==> flow/design.v <==
`timescale 1ns / 1ps
module multiplier(    Rs, Rm, result  );
parameter N = 32; 
output wire[N-1:0] result;
input wire[N-1:0] Rs;
input wire[N-1:0] Rm;
assign result = Rm*Rs;
endmodule
`timescale 1ns / 1ps
module reg_sync(in_address_1,in_address_2,in_address_3,
						out_data_1,out_data_2,out_data_3,
						write_address_1, write_address_2,
						write_data_1, write_data_2,
						write_enable_1, write_enable_2,
						read_enable_1, read_enable_2, read_enable_3,
						rst, clk );
parameter N = 32;			  
reg [N-1:0] R [15:0];	 
input [3:0]in_address_1;
input [3:0]in_address_2;
input [3:0]in_address_3;
output reg [N-1:0]out_data_1;
output reg [N-1:0]out_data_2;
output reg [N-1:0]out_data_3;
input [3:0] write_address_1;
input[N-1:0] write_data_1;
input [3:0] write_address_2;
input[N-1:0] write_data_2;
input clk;
input rst;
input write_enable_1;
input write_enable_2;
input read_enable_1;
input read_enable_2;
input read_enable_3;
integer i;
always@(posedge clk) begin
	if (rst) begin
		for (i = 0; i < 16; i = i + 1)
			R[i] <= 0;
		out_data_1 <= 0;
		out_data_2 <= 0;
		out_data_3 <= 0;
	end else begin
		if (read_enable_1 == 1)
		out_data_1 <= R[in_address_1];
		if (read_enable_2 == 1)
		out_data_2 <= R[in_address_2];
		if (read_enable_3 == 1)
		out_data_3 <= R[in_address_3];
		if (write_enable_1 == 1) R[write_address_1] <= write_data_1;
		if (write_enable_2 == 1) R[write_address_2] <= write_data_2;
	end
end
endmodule 
`timescale 1ns / 1ps
module main_sync(clk, rst, ld_we, ld_addr, ld_data, start, a_addr, b_addr, c_addr,
		count, ready, done, result, rd_addr, rd_data);
parameter N = 32;
input clk;
input rst;
input ld_we;
input [3:0] ld_addr;
input [N-1:0] ld_data;
input start;
input [3:0] a_addr;
input [3:0] b_addr;
input [3:0] c_addr;
input [3:0] count;
output ready;
output reg done;
output [N-1:0] result;
input [3:0] rd_addr;
output [N-1:0] rd_data;
localparam IDLE = 2'd0, FIRST = 2'd1, MUL = 2'd2, WB = 2'd3;
reg [1:0] state;
reg [3:0] cnt;
reg [3:0] dst;
reg [N-1:0] reg_C;
wire [N-1:0] reg_A;
wire [N-1:0] reg_B;
wire [N-1:0] product;
wire go = (state == IDLE) && start;
reg_sync register(.in_address_1(a_addr), .in_address_2(b_addr), .in_address_3(rd_addr),
		.out_data_1(reg_A), .out_data_2(reg_B), .out_data_3(rd_data),
		.write_address_1(ld_addr), .write_address_2(dst),
		.write_data_1(ld_data), .write_data_2(reg_C),
		.write_enable_1(ld_we && (state == IDLE) && !start), .write_enable_2(state == WB),
		.read_enable_1(go), .read_enable_2(go), .read_enable_3(1'b1),
		.rst(rst), .clk(clk));
multiplier mult(.Rm(reg_A), .Rs((state == FIRST) ? reg_B : reg_C), .result(product));
assign ready = (state == IDLE);
assign result = reg_C;
always @(posedge clk) begin
	if (rst) begin
		state <= IDLE;
		cnt <= 0;
		dst <= 0;
		reg_C <= 0;
		done <= 0;
	end else begin
		done <= 0;
		case (state)
		IDLE: if (start) begin
			cnt <= count;
			dst <= c_addr;
			state <= FIRST;
		end
		FIRST: begin
			if (cnt == 0) begin
				reg_C <= reg_B;
				state <= WB;
			end else begin
				reg_C <= product;
				cnt <= cnt - 1;
				state <= (cnt == 1) ? WB : MUL;
			end
		end
		MUL: begin
			reg_C <= product;
			cnt <= cnt - 1;
			if (cnt == 1) state <= WB;
		end
		WB: begin
			state <= IDLE;
			done <= 1;
		end
		endcase
	end
end
endmodule
# From RTL to reports: main_sync
# Module main_sync before and after one edit of its RTL, step after step.
# "orig" refers to lines of the RTL above, "edited" to lines of the edited file.
# "delta": "edited" minus "orig" as printed here.
# Operators carry their Yosys type and port widths (W data, S select, Z words).
# Cell names lack the library's common part.
# The mark -- stands for no value.
dict set report design {
  design {main_sync}
  clock_port {clk}
  lib {sky130hd}
  pvt_corner {tt_025C_1v80}
}

# Diff
# Unified diff, file above to edited file.
# A script made this edit. It changes what the design does and was not meant as an optimisation.
# begin of diff
@@ -5,5 +5,5 @@
 input wire[N-1:0] Rs;
 input wire[N-1:0] Rm;
-assign result = Rm*Rs;
+assign result = Rm&Rs;
 endmodule
 `timescale 1ns / 1ps
# end of diff

# Word-level counts
# Counts by Yosys on the flattened word-level netlist (proc, flatten, opt, wreduce; memories kept). Register bits leave out memories and registers merged into their read ports (data or address). Print and check cells are left out. Cells with the same type and inputs are merged into one.
# Yosys's memory passes give these memory sizes; they may raise the number of words (mostly to a power of two), join words into wider ones and drop unused or constant bits.
# element orig edited delta
set op_classes {}
lappend op_classes {logic 0 1 1}
lappend op_classes {mux 27 27 0}
lappend op_classes {add_sub_neg 1 1 0}
lappend op_classes {div 0 0 0}
lappend op_classes {reduce_and_logical 13 13 0}
lappend op_classes {cmp 0 0 0}
lappend op_classes {n_shift 0 0 0}
lappend op_classes {mul 1 0 -1}
lappend op_classes {n_eq 7 7 0}
# op orig edited delta
set ops {}
lappend ops {{$mul A32 B32 Y32} 1 0 -1}
lappend ops {{$and A32 B32 Y32} 0 1 1}
lappend ops {{$mux W1} 8 8 0}
lappend ops {{$mux W32} 7 7 0}
lappend ops {{$mux W4} 7 7 0}
lappend ops {{$logic_and A1 B1 Y1} 3 3 0}
lappend ops {{$ne A2 B2 Y1 const B} 3 3 0}
lappend ops {{$eq A2 B2 Y1 const B} 2 2 0}
lappend ops {{$mux W2} 2 2 0}
lappend ops {{$reduce_and A3 Y1} 2 2 0}
lappend ops {{$eq A2 B1 Y1 const B} 1 1 0}
lappend ops {{$eq A4 B1 Y1 const B} 1 1 0}
lappend ops {{$logic_not A1 Y1} 1 1 0}
lappend ops {{$logic_not A2 Y1} 1 1 0}
lappend ops {{$logic_not A4 Y1} 1 1 0}
lappend ops {{$pmux W2 S4} 1 1 0}
lappend ops {{$pmux W32 S2} 1 1 0}
lappend ops {{$pmux W4 S3} 1 1 0}
lappend ops {{$reduce_and A2 Y1} 1 1 0}
lappend ops {{$reduce_bool A2 Y1} 1 1 0}
lappend ops {{$reduce_bool A3 Y1} 1 1 0}
lappend ops {{$reduce_bool A4 Y1} 1 1 0}
lappend ops {{$reduce_or A32 Y1} 1 1 0}
lappend ops {{$sub A4 B1 Y4 const B} 1 1 0}
# element orig edited delta
set word_totals {}
lappend word_totals {ram_bits 512 512 0}
lappend word_totals {latch_bits 0 0 0}
lappend word_totals {register_bits 43 43 0}
lappend word_totals {input_bits 60 60 0}
lappend word_totals {memories 1 1 0}
lappend word_totals {word_cells 55 55 0}
lappend word_totals {romBits 0 0 0}

# Logic depth
# Depth = most cells in a row (Yosys ltp): at word level without a register or memory, in the mapped netlist without a sequential cell, where the memories' decode and read muxes count.
# element orig edited delta
set depth {}
lappend depth {word_depth 6 6 0}
lappend depth {ABC_AREA 0 0 --}
lappend depth {depth_mapped 31 8 -23}
lappend depth {ltp_nobuf 27 6 -21}

# Netlist
# The flow's flattened synthesis, as Yosys stat reports it; memories are mapped. The netlist is that of the ABC_AREA named above (0 if unset); the other value can give another one.
# element orig edited delta
set mapped {}
lappend mapped {area_um2 50553.5 35668.0 -14885.5}
lappend mapped {buf_cells 330 259 -71}
lappend mapped {mapped_cells 4139 2667 -1472}
lappend mapped {seq_area_um2 18197.5 18197.5 0.0}
lappend mapped {ffs 653 653 0}
# cell orig edited delta
set by_type {}
lappend by_type {fa_1 408 0 -408}
lappend by_type {inv_1 384 6 -378}
lappend by_type {nand2_1 420 117 -303}
lappend by_type {and2_1 305 3 -302}
lappend by_type {mux4_2 480 292 -188}
lappend by_type {clkbuf_1 274 89 -185}
lappend by_type {mux2i_1 38 200 162}
lappend by_type {ha_1 125 2 -123}
lappend by_type {nor2_1 564 451 -113}
lappend by_type {a22oi_1 2 104 102}
lappend by_type {buf_2 3 95 92}
lappend by_type {nor2_2 0 92 92}
lappend by_type {a221oi_1 2 67 65}
lappend by_type {xnor2_1 64 0 -64}
lappend by_type {a21oi_1 101 43 -58}
lappend by_type {o21ai_0 32 86 54}
lappend by_type {mux2_2 19 71 52}
lappend by_type {buf_1 47 6 -41}
# Not every row of either side is listed.
# By module: a second synthesis without flattening, with its own total; a netlist apart from the flattened one above.
# element orig edited delta
set unflattened {}
lappend unflattened {cells_unflattened 5366 3656 -1710}
lappend unflattened {area_unflattened_um2 55046.5 39431.6 -15614.9}
# Each row is one instance without its submodules.
# module cells mod_area_um2 instances
set by_module_orig {}
lappend by_module_orig {reg_sync 3373 36819.1 1}
lappend by_module_orig {multiplier 1742 15813.9 1}
lappend by_module_orig {main_sync 251 2413.6 1}
# module cells mod_area_um2 instances
set by_module_edited {}
lappend by_module_edited {reg_sync 3373 36817.8 1}
lappend by_module_edited {main_sync 251 2413.6 1}
lappend by_module_edited {multiplier 32 200.2 1}

# Path before layout
# Path of least setup slack by OpenSTA after synthesis, without wires, with an ideal clock, recovery checks aside; 20% of the period is set as input and as output delay. Where synthesis merged equal registers, the netlist keeps one of their names.
# element orig edited delta
set synth_timing {}
lappend synth_timing {path_type {register to register} {input to register} --}
lappend synth_timing {start {register state} {input port rst} --}
lappend synth_timing {end {register reg_C[29]} {memory register.R[1][0]} --}
lappend synth_timing {path_buffers 4 1 -3}
lappend synth_timing {period_ns 10.0 10.0 0.0}
lappend synth_timing {delay_ns 7.717 2.190 -5.527}
lappend synth_timing {driving_pins 30 5 -25}
lappend synth_timing {t_arrival_ns 7.631 3.796 -3.835}
lappend synth_timing {setup_slack_ns 2.283 5.810 3.527}
lappend synth_timing {required_ns 9.914 9.606 -0.308}
lappend synth_timing {in_delay_ns -- 2.000 --}
lappend synth_timing {setup_time_ns 0.086 0.394 0.308}
lappend synth_timing {t_first_pin_ns 0.000 2.000 2.000}
lappend synth_timing {period_less_setup_slack_ns 7.717 4.19 -3.527}
# "delay_ns" is the arrival time less input delay plus setup time.
# "driving_pins" counts driving pins, that of a launching flip-flop among them; a cell with two outputs on the path counts twice.
# "period_less_setup_slack_ns" is the clock period less the worst setup slack; recovery checks do not enter. This is arithmetic on one report: input and output delays are still those of the set period (20% each).
# Where an end lacks its bit number, it is one bit of the signal, or one of the new flip-flops if synthesis recoded a state register.
# Between the ends stands the longest chain of elaborated cells between them, by number of cells; it is not shown to be the way that was timed. Of several equally long chains one is given.
# A line is the first line of the expression or statement that the cell stems from. Yosys adds cells for indexed reads and writes and turns some case tables into memories.
# A register here has more assigning lines than the two given.
dict set report synth_between_orig {
  cell_sequence {dfxtp_1 -> buf_6 -> buf_12 -> mux2_2 -> clkbuf_1 -> clkbuf_1 -> and2_1 -> fa_1 -> inv_1 -> fa_1 -> fa_1 -> fa_1 -> inv_1 -> fa_1 -> inv_1 -> fa_1 -> inv_1 -> fa_1 -> fa_1 -> ha_1 -> a21o_1 -> a21o_1 -> a221oi_1 -> o21ai_1 -> a311o_1 -> a2111oi_0 -> a21oi_1 -> xor2_1 -> nand2_1 -> a211oi_1}
  elab_chain_len 5
}
# element line
set synth_rtl_orig {}
lappend synth_rtl_orig {{from (decl)} 76} ;# reg [1:0] state;
lappend synth_rtl_orig {{from (assign)} 96} ;# state <= IDLE;
lappend synth_rtl_orig {{from (assign)} 116} ;# state <= (cnt == 1) ? WB : MUL;
lappend synth_rtl_orig {{$eq A2 B1 Y1} 91}
lappend synth_rtl_orig {{$mux W32} 91}
lappend synth_rtl_orig {{$mul A32 B32 Y32} 7} ;# assign result = Rm*Rs;
lappend synth_rtl_orig {{$mux W32} 110} ;# if (cnt == 0) begin
lappend synth_rtl_orig {{$pmux W32 S2} 103} ;# case (state)
lappend synth_rtl_orig {{to (assign)} 111} ;# reg_C <= reg_B;
lappend synth_rtl_orig {{to (assign)} 114}
lappend synth_rtl_orig {{to (decl)} 79} ;# reg [N-1:0] reg_C;
# edited: Only ways into the end's enable, where the timed path ends, are counted here.
dict set report synth_between_edited {
  cell_sequence {buf_2 -> or4b_1 -> o31ai_4 -> nand3_4 -> nand2b_1}
  elab_chain_len 3
}
# element line
set synth_rtl_edited {}
lappend synth_rtl_edited {{from (decl)} 61} ;# input rst;
lappend synth_rtl_edited {{$mux W1} 38} ;# if (rst) begin
lappend synth_rtl_edited {{$reduce_or A32 Y1} --}
lappend synth_rtl_edited {{$mux W4} --}
lappend synth_rtl_edited {{to (decl)} 18} ;# reg [N-1:0] R [15:0];

# Worst path after layout
# Path of least setup slack in the final report of each run of pair A (OpenROAD, finished layout, wires in). Where an end is a register, its clock arrival counts in the times.
# element orig edited delta
set layout_timing {}
lappend layout_timing {path_type {register to register} {input to register} --}
lappend layout_timing {start {register state} {input port start} --}
lappend layout_timing {end {register reg_C[29]} {memory register.R[12][13]} --}
lappend layout_timing {setup_time_ns 0.09 0.38 0.29}
lappend layout_timing {required_ns 9.08 8.79 -0.29}
lappend layout_timing {path_buffers 0 1 1}
lappend layout_timing {driving_pins 24 5 -19}
lappend layout_timing {t_first_pin_ns 0.63 1.71 1.08}
lappend layout_timing {in_delay_ns -- 1.71 --}
lappend layout_timing {t_arrival_ns 8.68 5.74 -2.94}
lappend layout_timing {setup_slack_ns 0.40 3.05 2.65}
lappend layout_timing {period_ns 8.56 8.56 0.00}
# Where an end lacks its bit number, it is one bit of the signal, or one of the new flip-flops if synthesis recoded a state register.
# Between the ends stands the longest chain of elaborated cells between them, by number of cells; it is not shown to be the way that was timed. Of several equally long chains one is given.
# A register here has more assigning lines than the two given.
dict set report layout_between_orig {
  cell_sequence {dfxtp_4 -> mux2_2 -> and2_1 -> fa_1 -> fa_1 -> fa_1 -> inv_1 -> fa_1 -> inv_1 -> fa_1 -> fa_1 -> fa_1 -> fa_1 -> ha_1 -> a21o_1 -> a21o_1 -> a221oi_1 -> o21ai_1 -> a311o_1 -> a2111oi_0 -> a21oi_1 -> xor2_1 -> nand2_1 -> a211oi_1}
  elab_chain_len 5
}
# element line
set layout_rtl_orig {}
lappend layout_rtl_orig {{from (decl)} 76} ;# reg [1:0] state;
lappend layout_rtl_orig {{from (assign)} 96} ;# state <= IDLE;
lappend layout_rtl_orig {{from (assign)} 116} ;# state <= (cnt == 1) ? WB : MUL;
lappend layout_rtl_orig {{$eq A2 B1 Y1} 91}
lappend layout_rtl_orig {{$mux W32} 91}
lappend layout_rtl_orig {{$mul A32 B32 Y32} 7} ;# assign result = Rm*Rs;
lappend layout_rtl_orig {{$mux W32} 110} ;# if (cnt == 0) begin
lappend layout_rtl_orig {{$pmux W32 S2} 103} ;# case (state)
lappend layout_rtl_orig {{to (assign)} 111} ;# reg_C <= reg_B;
lappend layout_rtl_orig {{to (assign)} 114}
lappend layout_rtl_orig {{to (decl)} 79} ;# reg [N-1:0] reg_C;
# edited: Only ways into the end's enable, where the timed path ends, are counted here.
dict set report layout_between_edited {
  cell_sequence {clkdlybuf4s50_1 -> nand3b_4 -> a21oi_4 -> nand3_2 -> nand2b_2}
  elab_chain_len 5
}
# element line
set layout_rtl_edited {}
lappend layout_rtl_edited {{from (decl)} 65} ;# input start;
lappend layout_rtl_edited {{$logic_not A1 Y1} 88} ;# .write_enable_1(ld_we && (state == IDLE) && !start), .write_enable_2(state == WB),
lappend layout_rtl_edited {{$logic_and A1 B1 Y1} 88}
lappend layout_rtl_edited {{$mux W4} 51} ;# if (write_enable_1 == 1) R[write_address_1] <= write_data_1;
lappend layout_rtl_edited {{$mux W4} 38} ;# if (rst) begin
lappend layout_rtl_edited {{$mux W4} --}
lappend layout_rtl_edited {{to (decl)} 18} ;# reg [N-1:0] R [15:0];

# Layout results
# Both versions went through the flow (Yosys, OpenROAD) with the same settings in each pair. Constraints: input delay and output delay 20% of the set period each, output load 0.01 pF.
dict set report flow_settings_pair_A {
  CORE_UTILIZATION 40
  period_ns 8.56
  CAP_MARGIN 20
  CORE_MARGIN 2
  SLEW_MARGIN 20
}
# element orig edited delta
set measured_pair_A {}
lappend measured_pair_A {fin_ws_ns 0.396 3.048 2.652}
lappend measured_pair_A {tns_ns 0.000 0.000 0.000}
lappend measured_pair_A {yosys.chip_area_um2 50553.5 35668.0 -14885.5}
lappend measured_pair_A {power_uw 8659 8057 -602}
lappend measured_pair_A {final_die_area_um2 129244.0 91575.8 -37668.2}
lappend measured_pair_A {period_reached_ns 8.164 5.512 -2.652}
lappend measured_pair_A {fin_hold_ws_ns 0.462 0.472 0.010}
lappend measured_pair_A {cell_area_final_um2 56018.7 40237.3 -15781.4}
lappend measured_pair_A {util_pct 44.6 45.5 0.9}
# By "period_reached_ns" is meant the clock period of the run minus its worst setup slack. This is arithmetic on one report: input and output delays are still those of the set period (20% each).
# By "power_uw" is meant OpenSTA's value without simulated activity: inputs other than the clock are taken to toggle once in ten clock periods, and the tool carries that through the logic.
